==> flow/design.v <==
`timescale 10ns / 1ns
`timescale 10ns / 1ns
module riscv_cpu(
	input  rst,
	input  clk,
	output reg [31:0] PC,
	output Inst_Req_Valid,
	input Inst_Req_Ack,
	input  [31:0] Instruction,
	input Inst_Valid,
	output Inst_Ack,
	output [31:0] Address,
	output MemWrite,
	output [31:0] Write_data,
	output [3:0] Write_strb,
	output MemRead,
	input Mem_Req_Ack,
	input  [31:0] Read_data,
	input Read_data_Valid,
	output Read_data_Ack
);
reg [31:0] IR ;
reg [31:0] MDR;
reg [31:0] PC_reg;
reg [31:0] ALU_reg;
reg [31:0] RF_reg1;
reg [31:0] RF_reg2;
wire RegWrite_Valid;
wire MemRead_Valid ;
wire MemWrite_Valid;
wire [31:0] ALUResult;
wire        zero     ;
wire [31:0] PCset   ;
wire [31:0] PCadd4  ;
wire [31:0] PCoffset;
wire [31:0] signextend_out;
wire [31:0] zeroextend_out;
wire [31:0] shiftleft2_out;
wire [31:0]sext;
wire [31:0]sext_b;
wire [31:0]sext_u;
wire [9:0]ALUOp;
wire [2:0]ALUSrcA;
wire [2:0]ALUSrcB;
wire [3:0]RegSrc;
wire [1:0]Branch;
wire      Reg_Write;   
wire      RegWrite;
wire      BranchPerf;
wire [7:0]MemSrc;
wire      DataRead; 
wire      PCWrite;
wire      IRWrite;
wire      PCSrc;
wire [4 :0] RF_waddr ;
wire [4 :0] RF_raddr1;
wire [4 :0] RF_raddr2;
wire        RF_wen   ;
wire [31:0] RF_wdata ;
wire [31:0] RF_rdata1;
wire [31:0] RF_rdata2;
wire [31:0] ALU_data1;
wire [31:0] ALU_data2;
wire [31:0] MemOutput;
wire [31:0] RegOutput;
wire IR_wen;
assign IR_wen = ~DataRead & IRWrite;
always @(posedge clk) 
begin
    IR <= IR_wen ? Instruction : IR;
end
always @(posedge clk) 
begin
    MDR <= DataRead ? Read_data : MDR;
end
always @(posedge clk) 
begin
    ALU_reg <= ALUResult;
end
always @(posedge clk) 
begin
    RF_reg1 <= RF_rdata1;
end
always @(posedge clk) 
begin
    RF_reg2 <= RF_rdata2;
end
always @(posedge clk) 
begin
    if(rst)
        PC_reg <= PC_reg;
    else
        PC_reg <= PC;
end
always@(posedge clk) 
begin
    if(rst)
         PC <= 32'd0;
    else                  
        PC <= (PCWrite | BranchPerf) ? PCset : PC;           
end
assign BranchPerf = (Branch[0] & zero) | (Branch[1] &~zero);
assign PCset = PCSrc ? ALUResult : ALU_reg; 
control Control(
    clk,
    rst,
    Inst_Req_Ack,
    IR,
    Inst_Valid,
    Mem_Req_Ack,
    Read_data_Valid,
    sext,
    sext_b,
    sext_u,    
    ALUOp,
    ALUSrcA,
    ALUSrcB,
    RegSrc,
    Branch,
    RegWrite,   
    MemSrc,
    Inst_Req_Valid,  
    Inst_Ack,
    MemRead,
    MemWrite, 
    Read_data_Ack,
    DataRead, 
    PCWrite,
    IRWrite,
    PCSrc
);
assign RF_waddr  = IR[11: 7];
assign RF_raddr1 = IR[19:15];
assign RF_raddr2 = IR[24:20];
assign RF_wen    = RegWrite ;
reg_file Reg_file(
    clk,
    rst,
    RF_waddr,
    RF_raddr1,
    RF_raddr2,
    RF_wen,
    RF_wdata,
    RF_rdata1,
    RF_rdata2
);
assign ALU_data1  = (ALUSrcA == 2'b01) ? PC      :
                    (ALUSrcA == 2'b10) ? PC-4    :
                                         RF_reg1 ; 
assign ALU_data2  = (ALUSrcB == 2'b01) ? sext     : 
                    (ALUSrcB == 2'b10) ? sext_b   :
                    (ALUSrcB == 2'b11) ? 32'd4    :
                                         RF_reg2;
alu ALU(
    ALU_data1,
    ALU_data2,
    ALUOp,
    zero,
    ALUResult
);
mem_operation MemOperation(
    MemSrc,
    MDR,
    RF_reg2,
    ALU_reg[1:0],
    MemOutput,
    RegOutput,
    Write_strb
);
assign Address    = {ALU_reg[31:2], 2'b00};
assign Write_data = RegOutput;
assign RF_wdata = RegSrc[0] ? MemOutput:
                  RegSrc[1] ? sext_u:
                  RegSrc[2] ? PC_reg:
                  RegSrc[3] ? ALU_reg:                 
                              ALU_reg;
endmodule
`timescale 10ns / 1ns
module control(
    input clk,
    input rst,
    input  Inst_Req_Ack,
    input  [31:0]inst,
    input  Inst_Valid,
    input  Mem_Req_Ack,
    input  Read_data_Valid,
    output [31:0]sext,
    output [31:0]sext_b,
    output [31:0]sext_u,        
    output [9:0]alu_op,
    output [2:0]alu_src_a,
    output [2:0]alu_src_b,
    output [3:0]reg_src,
    output [1:0]branch,
    output      reg_write,   
    output [7:0]mem_src,
    output Inst_Req_Valid,  
    output Inst_Ack,
    output MemRead,
    output MemWrite, 
    output Read_data_Ack,
    output data_read, 
    output pc_write,
    output ir_write,
    output pc_src
);
wire  [6:0]inst_6_0  ;
wire  [2:0]inst_14_12;
wire  [6:0]inst_31_25;
assign inst_6_0   = inst[6 : 0];
assign inst_14_12 = inst[14:12];
assign inst_31_25 = inst[31:25];
wire type_j;
wire type_r;
wire type_s;
wire type_b;
wire type_i;
wire type_u;
wire type_l;
wire type_ical ;
assign type_j = (inst_6_0==7'b1101111);
assign type_r = (inst_6_0==7'b0110011);
assign type_s = (inst_6_0==7'b0100011);
assign type_b = (inst_6_0==7'b1100011);
assign type_i =  type_l   | type_ical | inst_jalr;
assign type_u  =  inst_lui | inst_auipc;
assign type_ical = (inst_6_0==7'b0010011);
assign type_l    = (inst_6_0==7'b0000011);
wire inst_lui  ;
wire inst_auipc;
wire inst_jal  ;
wire inst_jalr ;
wire inst_beq  ;
wire inst_bne  ;
wire inst_blt  ;
wire inst_bge  ;
wire inst_bltu ;
wire inst_bgeu ;
wire inst_lb   ;
wire inst_lh   ;
wire inst_lw   ;
wire inst_lbu  ;
wire inst_lhu  ;
wire inst_sb   ;
wire inst_sh   ;
wire inst_sw   ;
wire inst_addi ;
wire inst_slti ;
wire inst_sltiu;
wire inst_xori ;
wire inst_ori  ;
wire inst_andi ;
wire inst_slli ;
wire inst_srli ;
wire inst_srai ;
wire inst_add  ;
wire inst_sub  ;
wire inst_sll  ;
wire inst_slt  ;
wire inst_sltu ;
wire inst_xor  ;
wire inst_srl  ;
wire inst_sra  ;
wire inst_or   ;
wire inst_and  ;
assign inst_lui   = (inst_6_0==7'b0110111  );
assign inst_auipc = (inst_6_0==7'b0010111);
assign inst_jal   = (type_j);
assign inst_jalr  = (inst_6_0==7'b1100111 & inst_14_12==3'b000 );
assign inst_beq   = (type_b & inst_14_12==3'b000  );
assign inst_bne   = (type_b & inst_14_12==3'b001  );
assign inst_blt   = (type_b & inst_14_12==3'b100  );
assign inst_bge   = (type_b & inst_14_12==3'b101  );
assign inst_bltu  = (type_b & inst_14_12==3'b110 );
assign inst_bgeu  = (type_b & inst_14_12==3'b111 );
assign inst_lb    = (type_l & inst_14_12==3'b000   );
assign inst_lh    = (type_l & inst_14_12==3'b001   );
assign inst_lw    = (type_l & inst_14_12==3'b010   );
assign inst_lbu   = (type_l & inst_14_12==3'b100  );
assign inst_lhu   = (type_l & inst_14_12==3'b101  );
assign inst_sb    = (type_s & inst_14_12==3'b000   );
assign inst_sh    = (type_s & inst_14_12==3'b001   );
assign inst_sw    = (type_s & inst_14_12==3'b010   );
assign inst_addi  = (type_ical & inst_14_12==3'b000 );
assign inst_slti  = (type_ical & inst_14_12==3'b010 );
assign inst_sltiu = (type_ical & inst_14_12==3'b011);
assign inst_xori  = (type_ical & inst_14_12==3'b100 );
assign inst_ori   = (type_ical & inst_14_12==3'b110  );
assign inst_andi  = (type_ical & inst_14_12==3'b111 );
assign inst_slli  = (type_ical & inst_14_12==3'b001 & inst_31_25==7'b0000000);
assign inst_srli  = (type_ical & inst_14_12==3'b101 & inst_31_25==7'b0000000);
assign inst_srai  = (type_ical & inst_14_12==3'b101 & inst_31_25==7'b0100000);
assign inst_add   = (type_r & inst_14_12==3'b000  & inst_31_25==7'b0000000);
assign inst_sub   = (type_r & inst_14_12==3'b000  & inst_31_25==7'b0100000);
assign inst_sll   = (type_r & inst_14_12==3'b001  & inst_31_25==7'b0000000);
assign inst_slt   = (type_r & inst_14_12==3'b010  & inst_31_25==7'b0000000);
assign inst_sltu  = (type_r & inst_14_12==3'b011 & inst_31_25==7'b0000000);
assign inst_xor   = (type_r & inst_14_12==3'b100  & inst_31_25==7'b0000000);
assign inst_srl   = (type_r & inst_14_12==3'b101  & inst_31_25==7'b0000000);
assign inst_sra   = (type_r & inst_14_12==3'b101  & inst_31_25==7'b0100000);
assign inst_or    = (type_r & inst_14_12==3'b110   & inst_31_25==7'b0000000);
assign inst_and   = (type_r & inst_14_12==3'b111  & inst_31_25==7'b0000000);
wire [9:0]alu_op_tmp     ;
wire [2:0]alu_src_a_tmp  ;
wire [2:0]alu_src_b_tmp  ;
wire [3:0]reg_src_tmp    ;
wire [1:0]branch_tmp     ;
wire      reg_write_tmp  ;    
wire [7:0]mem_src_tmp    ;
assign alu_op_tmp[0] = type_l     | type_s    | inst_jalr  |
                       inst_addi  | inst_add  | inst_jal   |
                       inst_auipc ;
assign alu_op_tmp[1] = inst_beq   | inst_bne  | inst_sub   ;
assign alu_op_tmp[2] = inst_blt   | inst_bge  | inst_slti  |
                       inst_slt   ;
assign alu_op_tmp[3] = inst_bltu  | inst_bgeu | inst_sltiu |
                       inst_sltu  ;
assign alu_op_tmp[4] = inst_andi  | inst_and  ;
assign alu_op_tmp[5] = inst_or    | inst_ori  ;
assign alu_op_tmp[6] = inst_xor   | inst_xori ;
assign alu_op_tmp[7] = inst_sll   | inst_slli ;
assign alu_op_tmp[8] = inst_srl   | inst_srli ;
assign alu_op_tmp[9] = inst_sra   | inst_srai ; 
assign alu_src_a_tmp = (inst_auipc | type_j) ? 2'b10: 2'b00;   
assign alu_src_b_tmp = (type_i | type_s | type_j | inst_auipc) ? 2'b01: 2'b00; 
assign branch_tmp[0] = inst_beq   | inst_bge  | inst_bgeu ;
assign branch_tmp[1] = inst_bne   | inst_blt  | inst_bltu ;
assign mem_src_tmp[0] = inst_lw   ;
assign mem_src_tmp[1] = inst_lb   ;
assign mem_src_tmp[2] = inst_lbu  ;
assign mem_src_tmp[3] = inst_lh   ;
assign mem_src_tmp[4] = inst_lhu  ;
assign mem_src_tmp[5] = inst_sw   ;
assign mem_src_tmp[6] = inst_sb   ;
assign mem_src_tmp[7] = inst_sh   ;
assign reg_write_tmp  = type_u | type_r | type_j | type_ical | inst_jalr | type_l;
assign reg_src_tmp[0] = type_l   ;
assign reg_src_tmp[1] = inst_lui ;
assign reg_src_tmp[2] = inst_jalr| type_j;
assign reg_src_tmp[3] = 1'b0;
wire [31:0]imm_i;
wire [31:0]imm_s;
wire [31:0]imm_b;
wire [31:0]imm_u;
wire [31:0]imm_j;
assign imm_i  = {{21{inst[31]}}, inst[30:20]};
assign imm_s  = {{21{inst[31]}}, inst[30:25], inst[11:7]};
assign imm_b  = {{20{inst[31]}}, inst[7], inst[30:25], inst[11:8], 1'b0};
assign imm_u  = {inst[31:12], 12'b0};
assign imm_j  = {{12{inst[31]}}, inst[19:12], inst[20], inst[30:21], 1'b0};
assign sext = ({32{type_i}} & {imm_i})
            | ({32{type_s}} & {imm_s})
            | ({32{type_b}} & {imm_b})
            | ({32{type_u}} & {imm_u})
            | ({32{type_j}} & {imm_j});
assign sext_b = imm_b;
assign sext_u = imm_u;
reg [3:0]current_state;
wire [3:0]next_state;
wire [ 3:0] IF_next;
wire [ 3:0] IW_next;
wire [ 3:0] ID_next;
wire [ 3:0] EX_next;  
wire [ 3:0] LD_next;
wire [ 3:0] RW_next;
wire [ 3:0] ST_next;
wire [ 3:0] WB_next;
assign IF_next    = (Inst_Req_Ack) ? 4'b0001: 4'b0000; 
assign IW_next    = (Inst_Valid)   ? 4'b0010: 4'b0001;  
assign ID_next    = 4'b0011;
assign EX_next    = (type_l) ? 4'b0110:
                    (type_s) ? 4'b0101:
                    (type_b) ? 4'b0000:
                               4'b0100;                                             
assign LD_next    = (Mem_Req_Ack)     ? 4'b0111: 4'b0110 ;
assign RW_next    = (Read_data_Valid) ? 4'b0100 : 4'b0111;
assign ST_next    = (Mem_Req_Ack)     ? 4'b0000 : 4'b0101 ;
assign WB_next    = 4'b0000;
assign next_state = (current_state == 4'b0000)  ? IF_next :
                    (current_state == 4'b0001)  ? IW_next :
                    (current_state == 4'b0010)  ? ID_next :
                    (current_state == 4'b0011)  ? EX_next :
                    (current_state == 4'b0110)  ? LD_next :
                    (current_state == 4'b0111) ? RW_next :
                    (current_state == 4'b0101)  ? ST_next :
                    (current_state == 4'b0100)  ? WB_next :
                                            4'b0000;
always@(posedge clk) begin     
    current_state <= (rst) ? 4'b1000 : next_state;
end
assign Inst_Req_Valid = (current_state == 4'b0000);    
assign Inst_Ack       = (current_state == 4'b0001 || current_state == 4'b1000);  
assign MemRead        = (current_state == 4'b0110);
assign MemWrite       = (current_state == 4'b0101);      
assign Read_data_Ack  = (current_state == 4'b0111);
assign alu_op    = (current_state == 4'b0000 || current_state == 4'b0010) ? 10'b0000000001:   
                   alu_op_tmp   ;
assign alu_src_a = (current_state == 4'b0000) ? 2'b01:
                   (current_state == 4'b0010) ? 2'b10:  
                   alu_src_a_tmp; 
assign alu_src_b = (current_state == 4'b0000) ? 2'b11:
                   (current_state == 4'b0010) ? 2'b10:
                   alu_src_b_tmp;
assign reg_src   = (current_state == 4'b0100) ? reg_src_tmp : 3'b0001;
assign branch    = (current_state == 4'b0000 || current_state == 4'b0001 || current_state == 4'b0010 || current_state == 4'b1000) ? 2'b0 : branch_tmp ;
assign mem_src   = (current_state == 4'b0000 || current_state == 4'b0001 || current_state == 4'b0010 || current_state == 4'b1000) ? 8'b0 : mem_src_tmp;
assign reg_write = (current_state == 4'b0100) ? reg_write_tmp : 1'b0;
assign data_read = (current_state == 4'b0111 && Read_data_Ack && Read_data_Valid);  
assign pc_write  = (current_state == 4'b0000 && Inst_Req_Ack  && Inst_Req_Valid || current_state == 4'b0011 && (type_j || inst_jalr));
assign ir_write  = (current_state == 4'b0001 && Inst_Valid && Inst_Ack);     
assign pc_src    = (current_state == 4'b0000 || current_state == 4'b0011 && (type_j || inst_jalr));
endmodule
`timescale 10ns / 1ns
module alu(
    input [32 - 1:0] A,
    input [32 - 1:0] B,
    input [9:0] alu_op,
    output Zero,
    output [32 - 1:0] Result
);
wire alu_add ;    
wire alu_sub ;    
wire alu_slt ;    
wire alu_sltu;    
wire alu_and ;    
wire alu_or  ;    
wire alu_xor ;    
wire alu_sll ;    
wire alu_srl ;    
wire alu_sra ;    
assign alu_add  = alu_op[0];
assign alu_sub  = alu_op[1];
assign alu_slt  = alu_op[2];
assign alu_sltu = alu_op[3];
assign alu_and  = alu_op[4];
assign alu_or   = alu_op[5];
assign alu_xor  = alu_op[6];
assign alu_sll  = alu_op[7];
assign alu_srl  = alu_op[8];
assign alu_sra  = alu_op[9];
wire [31:0] add_sub_result; 
wire [31:0] slt_result; 
wire [31:0] sltu_result;
wire [31:0] and_result;
wire [31:0] or_result;
wire [31:0] xor_result;
wire [31:0] sll_result; 
wire [31:0] srl_result; 
wire [31:0] sra_result; 
wire [31:0] adder_a     ;
wire [31:0] adder_b     ;
wire [33:0] adder_result;
wire        adder_cin   ;
assign adder_a      = A;
assign adder_b      = (alu_sub | alu_slt) ? ~B : B;
assign adder_cin    = (alu_sub | alu_slt);
assign adder_result = {adder_a,adder_cin} + {adder_b,adder_cin};
assign add_sub_result = adder_result[32:1];
assign slt_result[31:1] = 31'b0;
assign slt_result[0]    = (A[31]  & ~B[31])
                        | ((A[31] ~^ B[31]) & adder_result[32]);
assign sltu_result[31:1] = 31'b0;
assign sltu_result[0]    = (A < B);                        
assign and_result = A & B;
assign or_result  = A | B;
assign xor_result = A ^ B;
assign sll_result = A << B[4:0];
assign sra_result = {{31{A[31]}}, 1'b0} << ~(B[4:0]) | A >> B[4:0];
assign srl_result = A >> B[4:0];
assign Zero     = ({Result} == 32'b0);
assign Result     = ({32{alu_add | alu_sub}} & add_sub_result)
                  | ({32{alu_slt          }} & slt_result    )
                  | ({32{alu_sltu         }} & sltu_result   )
                  | ({32{alu_and          }} & and_result    )
                  | ({32{alu_or           }} & or_result     )
                  | ({32{alu_xor          }} & xor_result    )
                  | ({32{alu_sll          }} & sll_result    )
                  | ({32{alu_sra          }} & sra_result    )
                  | ({32{alu_srl          }} & srl_result    );                                    
endmodule
`timescale 10ns / 1ns
module mem_operation(
    input  [7 :0]control_code,
    input  [31:0]mem_input,
    input  [31:0]reg_input,
    input  [1 :0]ea,    
    output [31:0]mem_output,
    output [31:0]reg_output,
    output [3 :0]write_strb
);
wire [31:0] lw_result ;
wire [31:0] lb_result ;
wire [31:0] lbu_result;
wire [31:0] lh_result ;
wire [31:0] lhu_result;
assign lw_result  = mem_input;
assign lb_result  = ({32{ea==2'b00}} & {{24{mem_input[ 7]}},mem_input[7 : 0]})
                  | ({32{ea==2'b01}} & {{24{mem_input[15]}},mem_input[15: 8]})
                  | ({32{ea==2'b10}} & {{24{mem_input[23]}},mem_input[23:16]})
                  | ({32{ea==2'b11}} & {{24{mem_input[31]}},mem_input[31:24]});
assign lbu_result = ({32{ea==2'b00}} & {{24'd0},mem_input[7 : 0]})
                  | ({32{ea==2'b01}} & {{24'd0},mem_input[15: 8]})
                  | ({32{ea==2'b10}} & {{24'd0},mem_input[23:16]})
                  | ({32{ea==2'b11}} & {{24'd0},mem_input[31:24]});
assign lh_result  = ({32{ea[1]==1'b0}} & {{16{mem_input[15]}},mem_input[15: 0]})               
                  | ({32{ea[1]==1'b1}} & {{16{mem_input[31]}},mem_input[31:16]});
assign lhu_result = ({32{ea[1]==1'b0}} & {{16'd0},mem_input[15: 0]})
                  | ({32{ea[1]==1'b1}} & {{16'd0},mem_input[31:16]});
assign mem_output = ({32{control_code[0]}} & lw_result )
                  | ({32{control_code[1]}} & lb_result )
                  | ({32{control_code[2]}} & lbu_result)
                  | ({32{control_code[3]}} & lh_result )
                  | ({32{control_code[4]}} & lhu_result); 
wire [3:0] sw_strb ;
wire [3:0] sb_strb ;
wire [3:0] sh_strb ;
assign sw_strb  = 4'b1111;
assign sb_strb  = ({4{ea==2'b00}} & 4'b0001)
                | ({4{ea==2'b01}} & 4'b0010)
                | ({4{ea==2'b10}} & 4'b0100)
                | ({4{ea==2'b11}} & 4'b1000);
assign sh_strb  = ({4{ea[1]==1'b0}} & 4'b0011)
                | ({4{ea[1]==1'b1}} & 4'b1100);
assign write_strb = ({4{control_code[5]}} & sw_strb )
                  | ({4{control_code[6]}} & sb_strb )
                  | ({4{control_code[7]}} & sh_strb );
wire [31:0] sw_result ;
wire [31:0] sb_result ;
wire [31:0] sh_result ;
assign sw_result  = reg_input;
assign sb_result  = ({32{ea[1:0]==2'b00}} & {24'd0,reg_input[ 7: 0]      })
                  | ({32{ea[1:0]==2'b01}} & {16'd0,reg_input[ 7: 0], 8'd0})
                  | ({32{ea[1:0]==2'b10}} & { 8'd0,reg_input[ 7: 0],16'd0})
                  | ({32{ea[1:0]==2'b11}} & {      reg_input[ 7: 0],24'd0});
assign sh_result  = ({32{ea[1]==1'b0 }} & {16'd0,reg_input[15: 0]})
                  | ({32{ea[1]==1'b1 }} & {reg_input[15: 0],16'd0});
assign reg_output = ({32{control_code[5]}} & sw_result )
                  | ({32{control_code[6]}} & sb_result )
                  | ({32{control_code[7]}} & sh_result );
endmodule
`timescale 10 ns / 1 ns
module reg_file(
	input clk,
	input rst,
	input [5 - 1:0] waddr,
	input [5 - 1:0] raddr1,
	input [5 - 1:0] raddr2,
	input wen,
	input [32 - 1:0] wdata,
	output [32 - 1:0] rdata1,
	output [32 - 1:0] rdata2
);
	reg [32-1:0] rf[32 - 1:0];
	assign rdata1=rf[raddr1];
	assign rdata2=rf[raddr2];
	always@(posedge clk)
	begin
	  	if(rst)
	  	begin
	  		rf[0]<=0;
			rf[1]<=0;
	  		rf[2]<=0;
			rf[3]<=0;
	  		rf[4]<=0;
			rf[5]<=0;
	  		rf[6]<=0;
			rf[7]<=0;
	  		rf[8]<=0;
			rf[9]<=0;
	  		rf[10]<=0;
			rf[11]<=0;
	  		rf[12]<=0;
			rf[13]<=0;
	  		rf[14]<=0;
			rf[15]<=0;
	  		rf[16]<=0;
			rf[17]<=0;
	  		rf[18]<=0;
			rf[19]<=0;
	  		rf[20]<=0;
			rf[21]<=0;
	  		rf[22]<=0;
			rf[23]<=0;
	  		rf[24]<=0;
			rf[25]<=0;
	  		rf[26]<=0;
			rf[27]<=0;
	  		rf[28]<=0;
			rf[29]<=0;
	  		rf[30]<=0;
			rf[31]<=0;															
		end
		else 
		begin
			if(wen==1&&waddr!=0)
			begin
				rf[waddr]<=wdata;
			end
		end
	end
endmodule
# Tool chain data of riscv_cpu

The steps from the RTL of riscv_cpu to its reports follow in flow order.
Line numbers count from 1 in the design file above.
Library cell names are shortened.
Not given: --

Top module: riscv_cpu
Clock: clk
Library: sky130hd
Library corner: tt_025C_1v80

# Word level

Counts by Yosys on the flattened word-level netlist (proc, flatten, opt, wreduce; memories kept). Register bits leave out memories and registers merged into their read ports (data or address); mux counts leave out enables and synchronous resets folded into registers. Print and check cells are left out.
Memory sizes are those after Yosys's memory passes, which may raise the word count (mostly to a power of two), join words into wider ones and drop unused or constant bits.

Add/sub/neg operators: 2
$lt $le $gt $ge: 1
Equality and inequality tests: 33
Shift-type cells: 3
Multiplexer cells: 43
Bitwise operators: 180
Reductions and logical operators: 21

Operators by type and width:

| cell                                                                   | number |
| 32-bit OR                                                              | 32 |
| 32-bit bitwise AND                                                     | 29 |
| 32-bit 2-to-1 mux                                                      | 12 |
| 32-bit by 8-bit bitwise AND with 32-bit output                         | 5 |
| 32-bit by 16-bit bitwise AND with 32-bit output                        | 4 |
| 32-bit by 1-bit bitwise AND with 32-bit output                         | 2 |
| 32-bit by 5-bit left shift with 32-bit output                          | 2 |
| 1-bit bitwise AND                                                      | 49 |
| 1-bit OR                                                               | 42 |
| 4-bit 2-to-1 mux                                                       | 9 |
| 33-bit adder                                                           | 1 |
| 32-bit by 24-bit bitwise AND with 32-bit output                        | 1 |
| 32-bit by 3-bit subtractor with 32-bit output (second input constant)  | 1 |
| 32-bit < comparator                                                    | 1 |
| 32-bit XOR                                                             | 1 |
| 32-bit by 5-bit right shift with 32-bit output                         | 1 |
| 32-bit NOT                                                             | 1 |
| 32-bit logical NOT                                                     | 1 |
| 7-bit by 6-bit equality test with 1-bit output (second input constant) | 4 |
| 7-bit equality test (second input constant)                            | 3 |
| 4-bit by 3-bit equality test with 1-bit output (second input constant) | 4 |
| 3-bit by 2-bit equality test with 1-bit output (second input constant) | 5 |
| 3-bit 2-to-1 mux                                                       | 5 |
| 7-bit by 5-bit equality test with 1-bit output (second input constant) | 2 |
| 3-bit equality test (second input constant)                            | 4 |
| 4-bit OR                                                               | 3 |
| 2-bit 2-to-1 mux                                                       | 6 |
| 10-bit 2-to-1 mux                                                      | 1 |

Other operator kinds: 24; their cells: 52.

Register bits after elaboration: 164
Memory bits (writable): 1,024
Memories: 1
Word-level cells: 290

Memories:

| memory      | depth | width | line | source |
| Reg_file.rf | 32    | 32    | 553  | `reg [32-1:0] rf[32 - 1:0];` |

# Longest topological paths

Depth = most cells in a row (Yosys ltp): at word level without a register or memory, in the mapped netlist without a sequential cell, where the memories' decode and read muxes count.

Depth after elaboration: 32
ABC_AREA: 0
Depth in mapped cells: 33

# Netlist

Yosys stat after the flow's synthesis: flattened, memories mapped to cells. It holds for the ABC_AREA given above (unset counts as 0); a run with the other value may have another netlist.
The area totals of this step are shown rounded.

Cells by type:

| cell     | number | total area (µm²) |
| edfxtp_1 | 1,120  | 3.36E+04 |
| mux4_2   | 642    | 1.45E+04 |
| nor2_1   | 1,205  | 4.52E+03 |
| dfxtp_1  | 137    | 2,742.63 |
| ha_1     | 129    | 1.61E+03 |
| clkbuf_1 | 419    | 1.57E+03 |
| nand2_1  | 320    | 1.2E+03 |
| a21oi_1  | 188    | 940.902 |
| mux2i_1  | 91     | 910.874 |
| mux2_2   | 78     | 878.342 |
| a211oi_1 | 74     | 555.533 |
| o21ai_0  | 111    | 555.533 |
| inv_1    | 135    | 506.736 |
| nor4_1   | 74     | 462.944 |
| nor3_1   | 82     | 410.394 |
| nand4_1  | 61     | 381.616 |
| nand3_1  | 69     | 345.331 |
| a21o_1   | 44     | 330.317 |

Other cell types: 90; their cells: 805.

Cells in the netlist: 5,784
Cell area after synthesis: 72,200 µm²
Sequential part of the area: 36,400 µm²
Flip-flop cells: 1,257
Buffer cells: 585

The figures by module come from a second, unflattened synthesis with its own total; it is not the netlist above.

Cell total of the unflattened synthesis: 7,057
Area (unflattened synthesis): 76,600 µm²

Each row is one instance without its submodules.

Modules:

| module        | times used | cells | area (µm²) |
| reg_file      | 1          | 4,614 | 56,100 |
| riscv_cpu     | 1          | 855   | 9,110 |
| alu           | 1          | 1,185 | 8,630 |
| control       | 1          | 245   | 1,760 |
| mem_operation | 1          | 158   | 1,040 |

# Worst setup path after synthesis

Source: OpenSTA report_checks on the synthesized netlist (no wires, ideal clock, input and output delay 20% of the period each), path of least setup slack; recovery checks are left aside. Register names are those of the netlist, which keeps one name where synthesis merged equal registers.

Path type: register to register
Start: register IR[12]
End: register PC[16]
Period: 8.5 ns
Setup time: 0.141 ns
Time at the first pin: 0.000 ns
Arrival time: 6.828 ns
Required time: 8.359 ns
Path slack: 1.532 ns
Delay of the path: 6.969 ns
Driving pins on the path: 32
Synthesis period reached: 6.968 ns

"delay of the path" = arrival - input delay + setup time.
"driving pins on the path" counts driving pins, that of a launching flip-flop among them; a cell with two outputs on the path counts twice.
"synthesis period reached" is the clock period less the worst setup slack; recovery checks do not enter. This is arithmetic on one report: input and output delays are still those of the set period (20% each).

Cell sequence: edfxtp_1 -> buf_2 -> nor3_1 -> o211a_1 -> clkbuf_1 -> o21ai_0 -> a311oi_1 -> nor2_1 -> inv_1 -> buf_2 -> buf_1 -> clkbuf_1 -> buf_2 -> xnor2_1 -> ha_1 -> and2_1 -> and4_1 -> nand2_1 -> or2_2 -> mux2_2 -> o21ai_1 -> o22ai_1 -> o2111ai_1 -> a21oi_1 -> or4_4 -> or4bb_1 -> nor4_4 -> a221oi_2 -> or2_4 -> nor2_4 -> buf_6 -> o31ai_2
Elaborated cells between the ends (all ways): 136

Ends and longest elaborated chain, post-synthesis:

| element       | line | source |
| from (decl)   | 22   | `reg [31:0] IR ;` |
| from (assign) | 70   | `IR <= IR_wen ? Instruction : IR;` |
| to (assign)   | 98   | `PC <= 32'd0;` |
| to (assign)   | 100  | `PC <= (PCWrite \| BranchPerf) ? PCset : PC;` |
| to (decl)     | 6    | `output reg [31:0] PC,` |

No chain of elaborated cells between the ends is given.
Some nets on the timed path still bear RTL names; the line given drives or declares the net.

Named nets, post-synthesis:

| net            | line | source |
| ALU.Result[29] | 471  | `assign Result     = ({32{alu_add \| alu_sub}} & add_sub_result)` |

# Worst path after layout

Path of least setup slack in the final report of run 1 (OpenROAD, finished layout, wires in). Where an end is a register, its clock arrival counts in the times.

Path type: register to register
Start: register IR[5]
End: register PC[15]
Period: 4.59 ns
Setup time: 0.10 ns
Time at the first pin: 0.74 ns
Arrival time: 8.31 ns
Required time: 5.25 ns
Path slack: -3.06 ns
Driving pins on the path: 32

Between the ends stands the longest chain of elaborated cells between them, by number of cells; it is not shown to be the way that was timed. Of several equally long chains one is given.
A line is the first line of the expression or statement that the cell stems from. Yosys adds cells for indexed reads and writes and turns some case tables into memories.

Cell sequence: edfxtp_1 -> and4b_1 -> o21a_1 -> buf_6 -> buf_6 -> a211oi_4 -> a311oi_4 -> nor2_4 -> inv_2 -> buf_8 -> buf_12 -> clkbuf_16 -> buf_16 -> xnor2_4 -> ha_4 -> and2_4 -> and4_4 -> nand2_2 -> or2_4 -> mux2_4 -> a21oi_4 -> xnor2_4 -> a222oi_1 -> o211ai_1 -> a211oi_4 -> nand4_1 -> nor4_4 -> o2111a_2 -> or2_4 -> nor2_4 -> buf_4 -> a31o_2
Cells in the longest elaborated chain: 32
Elaborated cells between the ends (all ways): 150

Ends and longest elaborated chain, post-layout:

| element                                        | line | source |
| from (decl)                                    | 22   | `reg [31:0] IR ;` |
| from (assign)                                  | 70   | `IR <= IR_wen ? Instruction : IR;` |
| 7-bit by 2-bit equality test with 1-bit output | 228  | `assign type_l    = (inst_6_0==7'b0000011);` |
| 1-bit OR x2                                    | 225  | `assign type_i =  type_l   \| type_ical \| inst_jalr;` |
| 1-bit OR x3                                    | 325  | `assign alu_src_b_tmp = (type_i \| type_s \| type_j \| inst_auipc) ? 2'b01: 2'b00;` |
| 1-bit 2-to-1 mux                               | 325  |  |
| 2-bit 2-to-1 mux                               | 402  | `(current_state == 4'b0010) ? 2'b10:` |
| 3-bit 2-to-1 mux                               | 401  | `assign alu_src_b = (current_state == 4'b0000) ? 2'b11:` |
| 3-bit by 2-bit equality test with 1-bit output | 152  | `(ALUSrcB == 2'b11) ? 32'd4    :` |
| (+8 left out)                                  | --   |  |
| 32-bit by 1-bit bitwise AND with 32-bit output | 472  | `\| ({32{alu_slt          }} & slt_result    )` |
| 32-bit OR x8                                   | 471  | `assign Result     = ({32{alu_add \| alu_sub}} & add_sub_result)` |
| 32-bit logical NOT                             | 470  | `assign Zero     = ({Result} == 32'b0);` |
| 1-bit NOT                                      | 102  | `assign BranchPerf = (Branch[0] & zero) \| (Branch[1] &~zero);` |
| 1-bit bitwise AND                              | 102  |  |
| 1-bit OR                                       | 102  |  |
| 1-bit OR                                       | 100  | `PC <= (PCWrite \| BranchPerf) ? PCset : PC;` |
| to (assign)                                    | 98   | `PC <= 32'd0;` |
| to (assign)                                    | 100  |  |
| to (decl)                                      | 6    | `output reg [31:0] PC,` |

Add stored flow runs of riscv_cpu

Module riscv_cpu, platform sky130hd: 3 stored runs of the flow (Yosys, OpenROAD) with differing settings, in no particular order. Input and output delays are each 20% of the period that was set; the output load is 0.01 pF.
By "achieved clock period" is meant the clock period of the run minus its worst setup slack. This is arithmetic on one report: input and output delays are still those of the set period (20% each).
"time of the worst setup path" is the time allowed to the run's worst setup path (the clock period less input and output delay, where it has them) less its slack. Clock arrival times count: a late capture clock shortens it, a late launch clock lengthens it.
By "total power after layout" is meant OpenSTA's value without simulated activity: inputs other than the clock are taken to toggle once in ten clock periods, and the tool carries that through the logic.
Values from the reports are rounded here.

## Run 1

==> flow/run.sh <==
#!/bin/bash
# the make line also repeats the synthesis and layout settings of config.mk as NAME=value (left out here)
make -C /OpenROAD-flow-scripts/flow DESIGN_CONFIG=/design/flow/config.mk WORK_HOME=/design/flow/orfs CLKGATE_MAP_FILE= finish
==> flow/config.mk <==
export PLATFORM = sky130hd
export DESIGN_NAME = riscv_cpu
export DESIGN_NICKNAME = riscv_cpu
export VERILOG_FILES = /design/flow/design.v
export SDC_FILE = /design/flow/constraint.sdc
export NUM_CORES = 4
export LEC_CHECK = 0
export ABC_AREA = 0
export CAP_MARGIN = 30
export CELL_PAD_IN_SITES_DETAIL_PLACEMENT = 2
export CELL_PAD_IN_SITES_GLOBAL_PLACEMENT = 0
export CORE_ASPECT_RATIO = 1.62
export CORE_MARGIN = 10
export CORE_UTILIZATION = 40
export CTS_CLUSTER_DIAMETER = 298
export CTS_CLUSTER_SIZE = 18
export GPL_TIMING_DRIVEN = 0
export PLACE_DENSITY_LB_ADDON = 0.01
export SETUP_SLACK_MARGIN = -0.19
export SLEW_MARGIN = 35
export TNS_END_PERCENT = 70
==> flow/constraint.sdc <==
create_clock -name core_clock -period 4.59 [get_ports {clk}]
set_input_delay 0.9180 -clock core_clock [delete_from_list [all_inputs] [get_ports {clk}]]
set_output_delay 0.9180 -clock core_clock [all_outputs]
set_load 0.01 [all_outputs]

| result of run 1 | value |
|---|---|
| chip area in the Yosys report | 72,200 µm² |
| full die area | 198,000 µm² |
| utilization of the finished layout | 0.487 |
| worst setup slack after layout | -3.06 ns |
| setup total negative slack | -239 ns |
| lowest hold slack | 0.505 ns |
| total power after layout | 0.028 W |
| achieved clock period | 7.650 ns |
| time of the worst setup path | 7.65 ns |
| worst setup path kind | register to register |

## Run 2

==> flow/run.sh <==
#!/bin/bash
# the make line also repeats the synthesis and layout settings of config.mk as NAME=value (left out here)
make -C /OpenROAD-flow-scripts/flow DESIGN_CONFIG=/design/flow/config.mk WORK_HOME=/design/flow/orfs CLKGATE_MAP_FILE= finish
==> flow/config.mk <==
export PLATFORM = sky130hd
export DESIGN_NAME = riscv_cpu
export DESIGN_NICKNAME = riscv_cpu
export VERILOG_FILES = /design/flow/design.v
export SDC_FILE = /design/flow/constraint.sdc
export NUM_CORES = 4
export LEC_CHECK = 0
export ABC_AREA = 1
export CAP_MARGIN = 30
export CORE_MARGIN = 10
export CORE_UTILIZATION = 40
export CTS_CLUSTER_SIZE = 14
export PLACE_DENSITY_LB_ADDON = 0.01
export SLEW_MARGIN = 20
export TNS_END_PERCENT = 70
==> flow/constraint.sdc <==
create_clock -name core_clock -period 8.5 [get_ports {clk}]
set_input_delay 1.7000 -clock core_clock [delete_from_list [all_inputs] [get_ports {clk}]]
set_output_delay 1.7000 -clock core_clock [all_outputs]
set_load 0.01 [all_outputs]

| result of run 2 | value |
|---|---|
| chip area in the Yosys report | 74,600 µm² |
| full die area | 204,000 µm² |
| utilization of the finished layout | 0.454 |
| worst setup slack after layout | 1.42 ns |
| setup total negative slack | 0.000 ns |
| lowest hold slack | 0.491 ns |
| total power after layout | 0.0157 W |
| achieved clock period | 7.077 ns |
| time of the worst setup path | 5.38 ns |
| worst setup path kind | register to output |

## Run 3

==> flow/run.sh <==
#!/bin/bash
# the make line also repeats the synthesis and layout settings of config.mk as NAME=value (left out here)
make -C /OpenROAD-flow-scripts/flow DESIGN_CONFIG=/design/flow/config.mk WORK_HOME=/design/flow/orfs CLKGATE_MAP_FILE= finish
==> flow/config.mk <==
export PLATFORM = sky130hd
export DESIGN_NAME = riscv_cpu
export DESIGN_NICKNAME = riscv_cpu
export VERILOG_FILES = /design/flow/design.v
export SDC_FILE = /design/flow/constraint.sdc
export NUM_CORES = 4
export LEC_CHECK = 0
export CAP_MARGIN = 40
export CELL_PAD_IN_SITES_DETAIL_PLACEMENT = 2
export CORE_ASPECT_RATIO = 0.9
export CORE_MARGIN = 2
export CORE_UTILIZATION = 59
export GPL_ROUTABILITY_DRIVEN = 0
export HOLD_SLACK_MARGIN = 0.16
export MAX_ROUTING_LAYER = met4
export MIN_ROUTING_LAYER = met1
export PLACE_DENSITY_LB_ADDON = 0.07
export SETUP_SLACK_MARGIN = 0.53
export SLEW_MARGIN = 20
export TNS_END_PERCENT = 70
==> flow/constraint.sdc <==
create_clock -name core_clock -period 5.94 [get_ports {clk}]
set_input_delay 1.1880 -clock core_clock [delete_from_list [all_inputs] [get_ports {clk}]]
set_output_delay 1.1880 -clock core_clock [all_outputs]
set_load 0.01 [all_outputs]

Run 3: not finished: placement ended with a tool error
